==> flow/design.v <==
`timescale 1ns/1ps
module dut #(
    parameter int DATAW = 16
)(
    input  wire                 clk,
    input  wire                 rst_n,
    input  wire                 in_valid,
    output wire                 in_ready,
    input  wire signed [DATAW-1:0] in_data,
    output reg                  out_valid,
    input  wire                 out_ready,
    output reg signed [2*DATAW-1:0] out_data
);
    assign in_ready = rst_n && (!out_valid || out_ready);
    always @(posedge clk or negedge rst_n) begin
        if (!rst_n) begin
            out_valid <= 1'b0;
            out_data  <= '0;
        end else begin
            if (in_valid && in_ready) begin
                out_data  <= in_data * in_data;  
                out_valid <= 1'b1;
            end else if (out_valid && out_ready) begin
                out_valid <= 1'b0;
            end
        end
    end
endmodule
From RTL to reports: dut
What the tools print for dut, step after step.
Lines are those of the file above, counted from 1.
{"block": "inputs", "design": "dut", "clk_port": "clk", "cell_library": "sky130hd", "corner": "tt_025C_1v80"}

Word-level counts
Source: Yosys, flattened and elaborated, memories not mapped. Widths are those after wreduce. Registers that Yosys merges into a memory's read port (data or address) are not register bits. Print and check cells do not count. Equal cells are merged and count once.
{"block": "word_totals", "input_bits": 20, "word_cells": 11, "reg_bits": 33}
{"block": "classes", "n_mux": 2, "reduce_and_logical": 6, "multipliers": 1}
{"block": "ops", "cell": "multiplier 16 x 16 -> 32 bit", "count": 1}
{"block": "ops", "cell": "logical AND 1 bit", "count": 3}
{"block": "ops", "cell": "nonzero test 2 bit", "count": 1}
{"block": "ops", "cell": "2-to-1 mux 1 bit", "count": 2}
{"block": "ops", "cell": "logical OR 1 bit", "count": 1}
{"block": "ops", "cell": "logical NOT 1 bit", "count": 1}

Logic depth
Longest topological path by Yosys (ltp), each cell counted once; first at word level (registers and memories cut), then after technology mapping (sequential cells cut; the memories' decode and read muxes count).
{"block": "depth", "depth_word": 5, "abc_area": 0, "depth_mapped": 24}

Mapped cells and area
Source: synth_stat.txt of the flow (Yosys; design flattened, memories mapped). It holds for the ABC_AREA given above (unset counts as 0); a run with the other value may have another netlist.
{"block": "synth_totals", "yosys_area_mm2": 0.0102874, "flip_flops": 32, "stdcells": 1138}
{"block": "types", "cell_type": "sky130_fd_sc_hd__fa_1", "count": 233}
{"block": "types", "cell_type": "sky130_fd_sc_hd__inv_1", "count": 329}
{"block": "types", "cell_type": "sky130_fd_sc_hd__ha_1", "count": 89}
{"block": "types", "cell_type": "sky130_fd_sc_hd__dfrtp_1", "count": 32}
{"block": "types", "cell_type": "sky130_fd_sc_hd__nand2_1", "count": 125}
{"block": "types", "cell_type": "sky130_fd_sc_hd__and2_1", "count": 43}
{"block": "types", "cell_type": "sky130_fd_sc_hd__xnor2_1", "count": 28}
{"block": "types", "cell_type": "sky130_fd_sc_hd__nor2_1", "count": 41}
{"block": "types", "cell_type": "sky130_fd_sc_hd__o21ai_0", "count": 29}
{"block": "types", "cell_type": "sky130_fd_sc_hd__clkbuf_1", "count": 31}
{"block": "types", "cell_type": "sky130_fd_sc_hd__xor2_1", "count": 13}
{"block": "types", "cell_type": "sky130_fd_sc_hd__a21oi_1", "count": 22}
{"block": "types", "cell_type": "sky130_fd_sc_hd__a211oi_1", "count": 9}
{"block": "types", "cell_type": "sky130_fd_sc_hd__a21o_1", "count": 8}
{"block": "types", "cell_type": "sky130_fd_sc_hd__o21ai_1", "count": 12}
{"block": "types", "cell_type": "sky130_fd_sc_hd__o21bai_1", "count": 6}
{"block": "types", "cell_type": "sky130_fd_sc_hd__a31oi_1", "count": 7}
{"block": "types", "cell_type": "sky130_fd_sc_hd__nand2b_1", "count": 7}
Not listed: further types 38, cells in them 74.

Path before layout
Path of least setup slack by OpenSTA after synthesis, without wires, with an ideal clock, recovery checks aside; 20% of the period is set as input and as output delay. Where synthesis merged equal registers, the netlist keeps one of their names.
{"block": "synth_path", "path_type": "input to register", "from": "input port in_data[15]", "to": "register out_data[30]", "period_ns": 7.5, "slack_ns": 0.271, "t_arrival_ns": 7.106, "path_stages": 22, "delay_ns": 5.729, "launch_ns": 1.500, "n_path_buf": 2, "t_required_ns": 7.377, "in_delay_ns": 1.500, "setup_ns": 0.123, "synth_period_reached_ns": 7.229}
"delay_ns" = arrival - input delay + setup time.
"path_stages": output pins that drive a net of the path, with the launching flip-flop's if there is one; two outputs of one cell count as two.
"synth_period_reached_ns" = period - worst setup slack (recovery checks aside). The figure is calculated, with input and output delays left at 20% of the set period.
Between the ends stands the longest chain of elaborated cells between them, by number of cells; it is not shown to be the way that was timed. Of several equally long chains one is given.
Each line given opens the expression or statement behind the cell; cells for indexed reads and writes are added by Yosys, which also makes memories of some case tables.
{"block": "synth_between", "cell_sequence": "sky130_fd_sc_hd__clkbuf_1 > sky130_fd_sc_hd__clkbuf_1 > sky130_fd_sc_hd__nand2_1 > sky130_fd_sc_hd__fa_1 > sky130_fd_sc_hd__inv_1 > sky130_fd_sc_hd__fa_1 > sky130_fd_sc_hd__inv_1 > sky130_fd_sc_hd__fa_1 > sky130_fd_sc_hd__fa_1 > sky130_fd_sc_hd__inv_1 > sky130_fd_sc_hd__fa_1 > sky130_fd_sc_hd__inv_1 > sky130_fd_sc_hd__fa_1 > sky130_fd_sc_hd__inv_1 > sky130_fd_sc_hd__ha_1 > sky130_fd_sc_hd__a21oi_1 > sky130_fd_sc_hd__o21bai_1 > sky130_fd_sc_hd__a21o_1 > sky130_fd_sc_hd__a41o_1 > sky130_fd_sc_hd__a311oi_1 > sky130_fd_sc_hd__xor2_1 > sky130_fd_sc_hd__o21ai_1", "elab_chain_cells": 1}
{"block": "synth_rtl", "item": "from (decl)", "line": 9, "text": "input  wire signed [DATAW-1:0] in_data,"}
{"block": "synth_rtl", "item": "multiplier 16 x 16 -> 32 bit", "line": 21, "text": "out_data  <= in_data * in_data;"}
{"block": "synth_rtl", "item": "to (assign)", "line": 18, "text": "out_data  <= '0;"}
{"block": "synth_rtl", "item": "to (assign)", "line": 21}
{"block": "synth_rtl", "item": "to (decl)", "line": 12, "text": "output reg signed [2*DATAW-1:0] out_data"}

Worst path after layout
From the final timing report of record 1: the path of least setup slack in the routed layout; clock arrival at registers is part of the times.
{"block": "layout_path", "path_type": "input to register", "from": "input port in_data[10]", "to": "register out_data[28]", "setup_ns": 0.15, "n_path_buf": 4, "t_required_ns": 5.58, "slack_ns": -0.69, "launch_ns": 1.09, "t_arrival_ns": 6.28, "in_delay_ns": 1.09, "period_ns": 5.46, "path_stages": 20}
Between the ends stands the longest chain of elaborated cells between them, by number of cells; it is not shown to be the way that was timed. Of several equally long chains one is given.
{"block": "layout_between", "cell_sequence": "sky130_fd_sc_hd__clkbuf_4 > sky130_fd_sc_hd__buf_12 > sky130_fd_sc_hd__and2_4 > sky130_fd_sc_hd__fa_1 > sky130_fd_sc_hd__inv_1 > sky130_fd_sc_hd__fa_2 > sky130_fd_sc_hd__fa_1 > sky130_fd_sc_hd__fa_1 > sky130_fd_sc_hd__inv_2 > sky130_fd_sc_hd__fa_1 > sky130_fd_sc_hd__fa_1 > sky130_fd_sc_hd__ha_4 > sky130_fd_sc_hd__nand4_1 > sky130_fd_sc_hd__or2_4 > sky130_fd_sc_hd__o211ai_4 > sky130_fd_sc_hd__buf_4 > sky130_fd_sc_hd__buf_6 > sky130_fd_sc_hd__a31oi_4 > sky130_fd_sc_hd__xor2_1 > sky130_fd_sc_hd__o21ai_1", "elab_chain_cells": 1}
{"block": "layout_rtl", "item": "from (decl)", "line": 9, "text": "input  wire signed [DATAW-1:0] in_data,"}
{"block": "layout_rtl", "item": "multiplier 16 x 16 -> 32 bit", "line": 21, "text": "out_data  <= in_data * in_data;"}
{"block": "layout_rtl", "item": "to (assign)", "line": 18, "text": "out_data  <= '0;"}
{"block": "layout_rtl", "item": "to (assign)", "line": 21}
{"block": "layout_rtl", "item": "to (decl)", "line": 12, "text": "output reg signed [2*DATAW-1:0] out_data"}

# Flow runs of dut

Design dut on sky130hd. What follows are 3 stored runs of the flow, each under its own settings; their order means nothing. The constraints put input and output delay at 20% of the set period each and load the outputs with 0.01 pF.
"worst_path_ns": the worst setup path's part of the clock period (all of it between registers, 20% less for each end at a port) less its slack. A launch clock that arrives late makes it longer, a capture clock that arrives late makes it shorter.

Record 1
==> flow/run.sh <==
#!/bin/bash
# the make line also repeats the synthesis and layout settings of config.mk as NAME=value (left out here)
make -C /OpenROAD-flow-scripts/flow DESIGN_CONFIG=/design/flow/config.mk WORK_HOME=/design/flow/orfs CLKGATE_MAP_FILE= finish
==> flow/config.mk <==
export PLATFORM = sky130hd
export DESIGN_NAME = dut
export DESIGN_NICKNAME = dut
export VERILOG_FILES = /design/flow/design.v
export SDC_FILE = /design/flow/constraint.sdc
export NUM_CORES = 4
export LEC_CHECK = 0
export CAP_MARGIN = 20
export CORE_MARGIN = 2
export CORE_UTILIZATION = 40
export PLACE_DENSITY = 0.6
export SLEW_MARGIN = 20
==> flow/constraint.sdc <==
create_clock -name core_clock -period 5.46 [get_ports {clk}]
set_input_delay 1.0920 -clock core_clock [delete_from_list [all_inputs] [get_ports {clk}]]
set_output_delay 1.0920 -clock core_clock [all_outputs]
set_load 0.01 [all_outputs]

==> results of record 1, as JSON <==
{
  "dieArea_mm2": 0.0270175,
  "yosys.chip_area_mm2": 0.0102874,
  "worstSetupSlack_ns": -0.693,
  "worst_path_ns": 5.06,
  "timing.worst_path_kind": "input to register",
  "fin_hold_ws_ns": 0.476,
  "setup_tns_ns": -11.429,
  "finalUtil_frac": 0.591
}

Record 2
==> flow/run.sh <==
#!/bin/bash
# the make line also repeats the synthesis and layout settings of config.mk as NAME=value (left out here)
make -C /OpenROAD-flow-scripts/flow DESIGN_CONFIG=/design/flow/config.mk WORK_HOME=/design/flow/orfs CLKGATE_MAP_FILE= finish
==> flow/config.mk <==
export PLATFORM = sky130hd
export DESIGN_NAME = dut
export DESIGN_NICKNAME = dut
export VERILOG_FILES = /design/flow/design.v
export SDC_FILE = /design/flow/constraint.sdc
export NUM_CORES = 4
export LEC_CHECK = 0
export CAP_MARGIN = 20
export CELL_PAD_IN_SITES_DETAIL_PLACEMENT = 1
export CELL_PAD_IN_SITES_GLOBAL_PLACEMENT = 1
export CORE_ASPECT_RATIO = 1.15
export CORE_MARGIN = 6
export CORE_UTILIZATION = 19
export CTS_CLUSTER_DIAMETER = 87
export CTS_CLUSTER_SIZE = 64
export GPL_ROUTABILITY_DRIVEN = 1
export GPL_TIMING_DRIVEN = 1
export MAX_ROUTING_LAYER = met4
export MIN_ROUTING_LAYER = met1
export SETUP_SLACK_MARGIN = 2.44
export SLEW_MARGIN = 5
==> flow/constraint.sdc <==
create_clock -name core_clock -period 10.9 [get_ports {clk}]
set_input_delay 2.1800 -clock core_clock [delete_from_list [all_inputs] [get_ports {clk}]]
set_output_delay 2.1800 -clock core_clock [all_outputs]
set_load 0.01 [all_outputs]

==> results of record 2, as JSON <==
{
  "dieArea_mm2": 0.0598864,
  "yosys.chip_area_mm2": 0.0102874,
  "worstSetupSlack_ns": 2.711,
  "worst_path_ns": 6.01,
  "timing.worst_path_kind": "input to register",
  "fin_hold_ws_ns": 0.482,
  "setup_tns_ns": 0.000,
  "finalUtil_frac": 0.223
}

Record 3
==> flow/run.sh <==
#!/bin/bash
# the make line also repeats the synthesis and layout settings of config.mk as NAME=value (left out here)
make -C /OpenROAD-flow-scripts/flow DESIGN_CONFIG=/design/flow/config.mk WORK_HOME=/design/flow/orfs CLKGATE_MAP_FILE= finish
==> flow/config.mk <==
export PLATFORM = sky130hd
export DESIGN_NAME = dut
export DESIGN_NICKNAME = dut
export VERILOG_FILES = /design/flow/design.v
export SDC_FILE = /design/flow/constraint.sdc
export NUM_CORES = 4
export LEC_CHECK = 0
export ABC_AREA = 1
export CAP_MARGIN = 15
export CELL_PAD_IN_SITES_DETAIL_PLACEMENT = 0
export CELL_PAD_IN_SITES_GLOBAL_PLACEMENT = 3
export CORE_ASPECT_RATIO = 1.11
export CORE_MARGIN = 7
export CORE_UTILIZATION = 40
export GPL_ROUTABILITY_DRIVEN = 0
export MAX_ROUTING_LAYER = met4
export PLACE_DENSITY_LB_ADDON = 0.26
export SETUP_SLACK_MARGIN = 0.19
export SLEW_MARGIN = 25
export TNS_END_PERCENT = 10
==> flow/constraint.sdc <==
create_clock -name core_clock -period 4.27 [get_ports {clk}]
set_input_delay 0.8540 -clock core_clock [delete_from_list [all_inputs] [get_ports {clk}]]
set_output_delay 0.8540 -clock core_clock [all_outputs]
set_load 0.01 [all_outputs]

==> results of record 3, as JSON <==
{
  "dieArea_mm2": 0.0324419,
  "yosys.chip_area_mm2": 0.0110356,
  "worstSetupSlack_ns": -1.404,
  "worst_path_ns": 4.82,
  "timing.worst_path_kind": "input to register",
  "fin_hold_ws_ns": 0.482,
  "setup_tns_ns": -31.184,
  "finalUtil_frac": 0.57
}
